==> flow/design.v <==
module ALU(
  input         clock,
                reset,
                io_flush_valid,
                io_FU_input_valid,
  input  [6:0]  io_FU_input_bits_decoded_instruction_PRD,
  input         io_FU_input_bits_decoded_instruction_RD_valid,
  input  [20:0] io_FU_input_bits_decoded_instruction_IMM,
  input  [2:0]  io_FU_input_bits_decoded_instruction_FUNCT3,
  input  [1:0]  io_FU_input_bits_decoded_instruction_packet_index,
  input  [5:0]  io_FU_input_bits_decoded_instruction_ROB_index,
  input  [3:0]  io_FU_input_bits_decoded_instruction_MOB_index,
  input  [4:0]  io_FU_input_bits_decoded_instruction_instructionType,
  input         io_FU_input_bits_decoded_instruction_needs_ALU,
                io_FU_input_bits_decoded_instruction_needs_branch_unit,
                io_FU_input_bits_decoded_instruction_SUBTRACT,
                io_FU_input_bits_decoded_instruction_MULTIPLY,
                io_FU_input_bits_decoded_instruction_FENCE,
                io_FU_input_bits_decoded_instruction_IS_IMM,
  input  [31:0] io_FU_input_bits_RS1_data,
                io_FU_input_bits_RS2_data,
                io_FU_input_bits_fetch_PC,
  output        io_FU_output_valid,
  output [6:0]  io_FU_output_bits_PRD,
  output [31:0] io_FU_output_bits_RD_data,
  output        io_FU_output_bits_RD_valid,
  output [31:0] io_FU_output_bits_fetch_PC,
  output [3:0]  io_FU_output_bits_MOB_index,
  output [5:0]  io_FU_output_bits_ROB_index,
  output [1:0]  io_FU_output_bits_fetch_packet_index
);
  wire [31:0] RS1_signed = io_FU_input_bits_RS1_data;
  wire [31:0] RS1_unsigned = io_FU_input_bits_RS1_data;
  wire [31:0] instruction_PC =
    io_FU_input_bits_fetch_PC
    + {28'h0, io_FU_input_bits_decoded_instruction_packet_index, 2'h0};
  reg  [31:0] arithmetic_result;
  wire [31:0] IMM_signed =
    {{19{io_FU_input_bits_decoded_instruction_IMM[12]}},
     io_FU_input_bits_decoded_instruction_IMM[12:0]};
  wire [31:0] operand2_unsigned =
    io_FU_input_bits_decoded_instruction_IS_IMM ? IMM_signed : io_FU_input_bits_RS2_data;
  wire [4:0]  shamt = operand2_unsigned[4:0];
  wire        _REMU_T = io_FU_input_bits_decoded_instruction_instructionType == 5'hC;
  wire        _SLTU_T_1 = io_FU_input_bits_decoded_instruction_instructionType == 5'h4;
  wire        _BEQ_T = io_FU_input_bits_decoded_instruction_FUNCT3 == 3'h0;
  wire        ADD =
    (_REMU_T | _SLTU_T_1) & _BEQ_T & ~io_FU_input_bits_decoded_instruction_MULTIPLY
    & ~io_FU_input_bits_decoded_instruction_SUBTRACT;
  wire        SUB =
    (_REMU_T | _SLTU_T_1) & _BEQ_T & ~io_FU_input_bits_decoded_instruction_MULTIPLY
    & io_FU_input_bits_decoded_instruction_SUBTRACT;
  wire        SLL =
    (_REMU_T | _SLTU_T_1) & io_FU_input_bits_decoded_instruction_FUNCT3 == 3'h1
    & ~io_FU_input_bits_decoded_instruction_MULTIPLY;
  wire        _BGE_T = io_FU_input_bits_decoded_instruction_FUNCT3 == 3'h5;
  wire        SRL =
    (_REMU_T | _SLTU_T_1) & _BGE_T & ~io_FU_input_bits_decoded_instruction_MULTIPLY
    & ~io_FU_input_bits_decoded_instruction_SUBTRACT;
  wire        SRA =
    (_REMU_T | _SLTU_T_1) & _BGE_T & ~io_FU_input_bits_decoded_instruction_MULTIPLY
    & io_FU_input_bits_decoded_instruction_SUBTRACT;
  wire        AUIPC =
    io_FU_input_bits_decoded_instruction_instructionType == 5'h5
    & ~io_FU_input_bits_decoded_instruction_MULTIPLY;
  wire        ALU_input_valid =
    io_FU_input_valid & io_FU_input_bits_decoded_instruction_needs_ALU;
  wire        branch_unit_input_valid =
    io_FU_input_valid & io_FU_input_bits_decoded_instruction_needs_branch_unit;
  wire        mult_unit_input_valid =
    io_FU_input_valid & io_FU_input_bits_decoded_instruction_MULTIPLY;
  reg         io_FU_output_valid_REG;
  wire [31:0] add_result = RS1_unsigned + operand2_unsigned;
  wire [31:0] sub_result = RS1_unsigned - operand2_unsigned;
  wire [31:0] _GEN = {27'h0, shamt};
  wire [31:0] sra_result = $signed($signed(RS1_signed) >>> _GEN);
  wire [62:0] _sll_result_T = {31'h0, RS1_unsigned} << shamt;
  reg  [31:0] io_FU_output_bits_fetch_PC_REG;
  reg  [1:0]  io_FU_output_bits_fetch_packet_index_REG;
  reg  [6:0]  io_FU_output_bits_PRD_REG;
  reg         io_FU_output_bits_RD_valid_REG;
  reg  [3:0]  io_FU_output_bits_MOB_index_REG;
  reg  [5:0]  io_FU_output_bits_ROB_index_REG;
  always @(posedge clock) begin
    if (reset)
      arithmetic_result <= 32'h0;
    else begin
      arithmetic_result <=
        ADD
          ? add_result
          : SUB
              ? sub_result
              : (_REMU_T | _SLTU_T_1)
                & io_FU_input_bits_decoded_instruction_FUNCT3 == 3'h4
                & ~io_FU_input_bits_decoded_instruction_MULTIPLY
                  ? RS1_unsigned ^ operand2_unsigned
                  : (_REMU_T | _SLTU_T_1)
                    & io_FU_input_bits_decoded_instruction_FUNCT3 == 3'h6
                    & ~io_FU_input_bits_decoded_instruction_MULTIPLY
                      ? RS1_unsigned | operand2_unsigned
                      : (_REMU_T | _SLTU_T_1)
                        & (&io_FU_input_bits_decoded_instruction_FUNCT3)
                        & ~io_FU_input_bits_decoded_instruction_MULTIPLY
                          ? RS1_unsigned & operand2_unsigned
                          : SLL
                              ? _sll_result_T[31:0]
                              : SRL
                                  ? RS1_unsigned >> _GEN
                                  : SRA
                                      ? sra_result
                                      : (_REMU_T | _SLTU_T_1)
                                        & io_FU_input_bits_decoded_instruction_FUNCT3 == 3'h2
                                        & ~io_FU_input_bits_decoded_instruction_MULTIPLY
                                          ? {31'h0,
                                             $signed(RS1_signed) < $signed(io_FU_input_bits_decoded_instruction_IS_IMM
                                                                             ? IMM_signed
                                                                             : io_FU_input_bits_RS2_data)}
                                          : (_REMU_T | _SLTU_T_1)
                                            & io_FU_input_bits_decoded_instruction_FUNCT3 == 3'h3
                                            & ~io_FU_input_bits_decoded_instruction_MULTIPLY
                                              ? {31'h0, RS1_unsigned < operand2_unsigned}
                                              : io_FU_input_bits_decoded_instruction_instructionType == 5'hD
                                                & ~io_FU_input_bits_decoded_instruction_MULTIPLY
                                                  ? {io_FU_input_bits_decoded_instruction_IMM[19:0],
                                                     12'h0}
                                                  : 32'h0;
    end
    io_FU_output_valid_REG <=
      ALU_input_valid & ~io_flush_valid | io_FU_input_bits_decoded_instruction_FENCE;
    io_FU_output_bits_fetch_PC_REG <= io_FU_input_bits_fetch_PC;
    io_FU_output_bits_fetch_packet_index_REG <=
      io_FU_input_bits_decoded_instruction_packet_index;
    io_FU_output_bits_PRD_REG <= io_FU_input_bits_decoded_instruction_PRD;
    io_FU_output_bits_RD_valid_REG <= io_FU_input_bits_decoded_instruction_RD_valid;
    io_FU_output_bits_MOB_index_REG <= io_FU_input_bits_decoded_instruction_MOB_index;
    io_FU_output_bits_ROB_index_REG <= io_FU_input_bits_decoded_instruction_ROB_index;
  end  
  assign io_FU_output_valid = io_FU_output_valid_REG & ~io_flush_valid;
  assign io_FU_output_bits_PRD = io_FU_output_bits_PRD_REG;
  assign io_FU_output_bits_RD_data = arithmetic_result;
  assign io_FU_output_bits_RD_valid = io_FU_output_bits_RD_valid_REG;
  assign io_FU_output_bits_fetch_PC = io_FU_output_bits_fetch_PC_REG;
  assign io_FU_output_bits_MOB_index = io_FU_output_bits_MOB_index_REG;
  assign io_FU_output_bits_ROB_index = io_FU_output_bits_ROB_index_REG;
  assign io_FU_output_bits_fetch_packet_index = io_FU_output_bits_fetch_packet_index_REG;
endmodule
* Tool chain data of ALU
Tool output for the design above, in the order of the flow.
Line numbers count from 1 in the design file above.
Library cell names are shortened.
A cell with - has no value.
- Top :: ALU
- Clock :: clock
- Cell library :: sky130hd
- Corner :: tt_025C_1v80

* Word level
Source: Yosys, flattened and elaborated, memories not mapped. Widths are those after wreduce; folded enables and synchronous resets count as part of the registers. Registers that Yosys merges into a memory's read port (data or address) are not register bits. Print and check cells do not count.
- Add/subtract/negate cells :: 2
- Multiply operators :: 0
- Div/mod/pow operators :: 0
- Order comparisons :: 2
- Eq/ne operators :: 9
- Shift-type cells :: 3
- Multiplexer cells :: 12
- Bitwise logic cells :: 32
- Reduce/logical cells :: 2
** Operators with widths (number)
- two-way mux 32 bit :: 12
- less-than comparator 32 bit :: 2
- adder 32 bit :: 1
- subtractor 32 bit :: 1
- bitwise AND 32 bit :: 1
- OR 32 bit :: 1
- XOR 32 bit :: 1
- left shift 32 x 5 -> 32 bit :: 1
- >> shifter 32 x 5 -> 32 bit :: 1
- >>> shifter 32 x 5 -> 32 bit :: 1
- bitwise AND 1 bit :: 24
- == test 5 x 4 -> 1 bit (second input constant) :: 2
- == test 3 bit (second input constant) :: 3
- == test 3 x 2 -> 1 bit (second input constant) :: 2
- == test 5 x 3 -> 1 bit (second input constant) :: 1
- NOT 1 bit :: 3
- == test 3 x 1 -> 1 bit (second input constant) :: 1
- logical NOT 3 bit :: 1
- AND reduction 3 bit :: 1
- OR 1 bit :: 2
- Register bits :: 85
- Latch bits :: 0
- RAM bits :: 0
- Memory bits (read-only) :: 0
- Word width x clocked read ports :: 0
- Memory cells :: 0
- Bits of input ports :: 155
- Output and inout bits :: 85
- Elaborated cells :: 70

* Longest topological paths
Longest topological path by Yosys (ltp), each cell counted once; first at word level (registers and memories cut), then after technology mapping (sequential cells cut; the memories' decode and read muxes count).
- Word-level depth :: 14
- ABC_AREA :: 0
- Gate-level depth with buffers :: 19
- Mapped depth without buffers :: 15

* Mapped cells and area
The flow's flattened synthesis, as Yosys stat reports it; memories are mapped. The netlist is that of the ABC_AREA named above (0 if unset); the other value can give another one.
** Cell types
- dfxtp_1 :: number 85, total area 1.7E+03 µm²
- ha_1 :: number 97, total area 1.21E+03 µm²
- mux4_2 :: number 34, total area 765.734 µm²
- mux2i_1 :: number 75, total area 750.72 µm²
- a21oi_1 :: number 142, total area 710.682 µm²
- nand2_1 :: number 171, total area 641.866 µm²
- nor2_1 :: number 162, total area 608.083 µm²
- inv_1 :: number 92, total area 345.331 µm²
- o21ai_0 :: number 67, total area 335.322 µm²
- a211oi_1 :: number 40, total area 300.288 µm²
- clkbuf_1 :: number 59, total area 221.462 µm²
- a221oi_1 :: number 20, total area 175.168 µm²
- nand3_1 :: number 35, total area 175.168 µm²
- a31oi_1 :: number 27, total area 168.912 µm²
- xnor2_1 :: number 19, total area 166.41 µm²
- o211ai_1 :: number 22, total area 165.158 µm²
- buf_2 :: number 32, total area 160.154 µm²
- a21o_1 :: number 21, total area 157.651 µm²
Not listed: further types 64, cells in them 313.
- Cell count :: 1513
- Cell area after synthesis :: 11125.7 µm²
- Sequential area :: 1701.6 µm²
- Flip-flop cells :: 85
- Buffers :: 108

* Worst setup path after synthesis
Path of least setup slack by OpenSTA after synthesis, without wires, with an ideal clock, recovery checks aside; 20% of the period is set as input and as output delay. Where synthesis merged equal registers, the netlist keeps one of their names.
- Kind :: input to register
- Start :: input io_FU_input_bits_decoded_instruction_IS_IMM
- End :: register arithmetic_result[31]
- Period :: 6.0 ns
- External input delay :: 1.200 ns
- Library setup time :: 0.087 ns
- Launch time at the first pin :: 1.200 ns
- Arrival :: 4.952 ns
- Required time :: 5.913 ns
- Slack :: 0.961 ns
- Path delay :: 3.839 ns
- Driving pins on the path :: 17
- Buffers on the path :: 5
- Period reached after synthesis :: 5.039 ns
"path delay" = arrival - input delay + setup time.
"driving pins on the path": output pins that drive a net of the path, with the launching flip-flop's if there is one; two outputs of one cell count as two.
"period reached after synthesis" = period - worst setup slack (recovery checks aside). The figure is calculated, with input and output delays left at 20% of the set period.
- Path through :: buf_6 buf_2 mux2i_1 clkbuf_1 clkbuf_1 ha_1 buf_2 o21ai_0 o21a_1 or4_1 a21oi_1 o221ai_1 a31oi_1 nor3b_1 o21ai_0 a41o_1 o31ai_1
** RTL lines, path after synthesis
- start, declared :: line 19 : io_FU_input_bits_decoded_instruction_IS_IMM,
- end, assigned :: line 86 : arithmetic_result <= 32'h0;
- end, assigned :: line 88 : arithmetic_result <=
- end, declared :: line 37 : reg  [31:0] arithmetic_result;
No chain of elaborated cells between the ends is given.

* Timing after layout
Path of least setup slack in the final report of stored run 1 (OpenROAD, finished layout, wires in). Where an end is a register, its clock arrival counts in the times.
- Kind :: input to register
- Start :: input io_FU_input_bits_decoded_instruction_IS_IMM
- End :: register arithmetic_result[31]
- Period :: 7.71 ns
- External input delay :: 1.54 ns
- Library setup time :: 0.13 ns
- Launch time at the first pin :: 1.54 ns
- Arrival :: 6.80 ns
- Required time :: 7.93 ns
- Slack :: 1.13 ns
- Driving pins on the path :: 13
- Buffers on the path :: 1
- Path through :: clkdlybuf4s50_1 inv_1 a21oi_1 ha_1 nand4_1 or4_1 a21oi_1 o221ai_1 a31oi_1 nor3b_1 o21ai_0 a41o_1 o31ai_1
** RTL lines, path post-layout
- start, declared :: line 19 : io_FU_input_bits_decoded_instruction_IS_IMM,
- end, assigned :: line 86 : arithmetic_result <= 32'h0;
- end, assigned :: line 88 : arithmetic_result <=
- end, declared :: line 37 : reg  [31:0] arithmetic_result;
No chain of elaborated cells between the ends is given.

==> runs of ALU <==
Module ALU, platform sky130hd: 5 stored runs of the flow (Yosys, OpenROAD) with differing settings, in no particular order. Input and output delays are each 20% of the period that was set; the output load is 0.01 pF.
"reached clock period": clock period set for the run, less the worst setup slack. It is reckoned from that one timing run; input and output delays stay at 20% of the period that was set.

** Stored run 1
- Settings :: CORE_UTILIZATION=43; CTS_CLUSTER_DIAMETER=371; CTS_CLUSTER_SIZE=84; GPL_ROUTABILITY_DRIVEN=0; GPL_TIMING_DRIVEN=1; MIN_ROUTING_LAYER=met1; SETUP_SLACK_MARGIN=-0.07; SLEW_MARGIN=15; TNS_END_PERCENT=35; period_ns=7.71; CAP_MARGIN=20; CORE_MARGIN=2
- Cell area after synthesis :: 11,125.7 µm²
- Setup slack of the worst path :: 1.130 ns
- Post-layout utilization :: 55.5%
- Full die area :: 27,175.5 µm²
- Worst hold slack :: 1.621 ns
- Reached clock period :: 6.580 ns

** Stored run 2
- Settings :: CORE_UTILIZATION=43; CTS_CLUSTER_SIZE=84; GPL_ROUTABILITY_DRIVEN=0; GPL_TIMING_DRIVEN=1; MIN_ROUTING_LAYER=met1; PLACE_DENSITY_LB_ADDON=0.01; SETUP_SLACK_MARGIN=-0.07; SLEW_MARGIN=15; TNS_END_PERCENT=35; period_ns=7.71; CAP_MARGIN=20; CORE_MARGIN=2
- Cell area after synthesis :: 11,125.7 µm²
- Setup slack of the worst path :: 1.260 ns
- Post-layout utilization :: 55.3%
- Full die area :: 27,175.5 µm²
- Worst hold slack :: 1.620 ns
- Reached clock period :: 6.450 ns

** Stored run 3
- Settings :: CORE_UTILIZATION=59; period_ns=5.5; CAP_MARGIN=20; CORE_MARGIN=2; SLEW_MARGIN=20
- Cell area after synthesis :: 11,125.7 µm²
- Setup slack of the worst path :: 0.464 ns
- Post-layout utilization :: 76.9%
- Full die area :: 19,971.3 µm²
- Worst hold slack :: 1.170 ns
- Reached clock period :: 5.036 ns

** Stored run 4
- Settings :: CORE_UTILIZATION=40; SETUP_SLACK_MARGIN=0.9; period_ns=5.5; CAP_MARGIN=20; CORE_MARGIN=2; SLEW_MARGIN=20
- Cell area after synthesis :: 11,125.7 µm²
- Setup slack of the worst path :: 0.933 ns
- Post-layout utilization :: 54.0%
- Full die area :: 29,164.1 µm²
- Worst hold slack :: 1.167 ns
- Reached clock period :: 4.567 ns

** Stored run 5
- Settings :: CAP_MARGIN=25; CELL_PAD_IN_SITES_GLOBAL_PLACEMENT=2; CORE_UTILIZATION=39; CTS_CLUSTER_DIAMETER=103; CTS_CLUSTER_SIZE=57; GPL_ROUTABILITY_DRIVEN=0; GPL_TIMING_DRIVEN=0; HOLD_SLACK_MARGIN=0.19; MIN_ROUTING_LAYER=met1; SLEW_MARGIN=40; period_ns=6.0; CORE_MARGIN=2
- Cell area after synthesis :: 11,125.7 µm²
- Setup slack of the worst path :: 0.106 ns
- Post-layout utilization :: 51.4%
- Full die area :: 29,894.4 µm²
- Worst hold slack :: 1.272 ns
- Reached clock period :: 5.894 ns
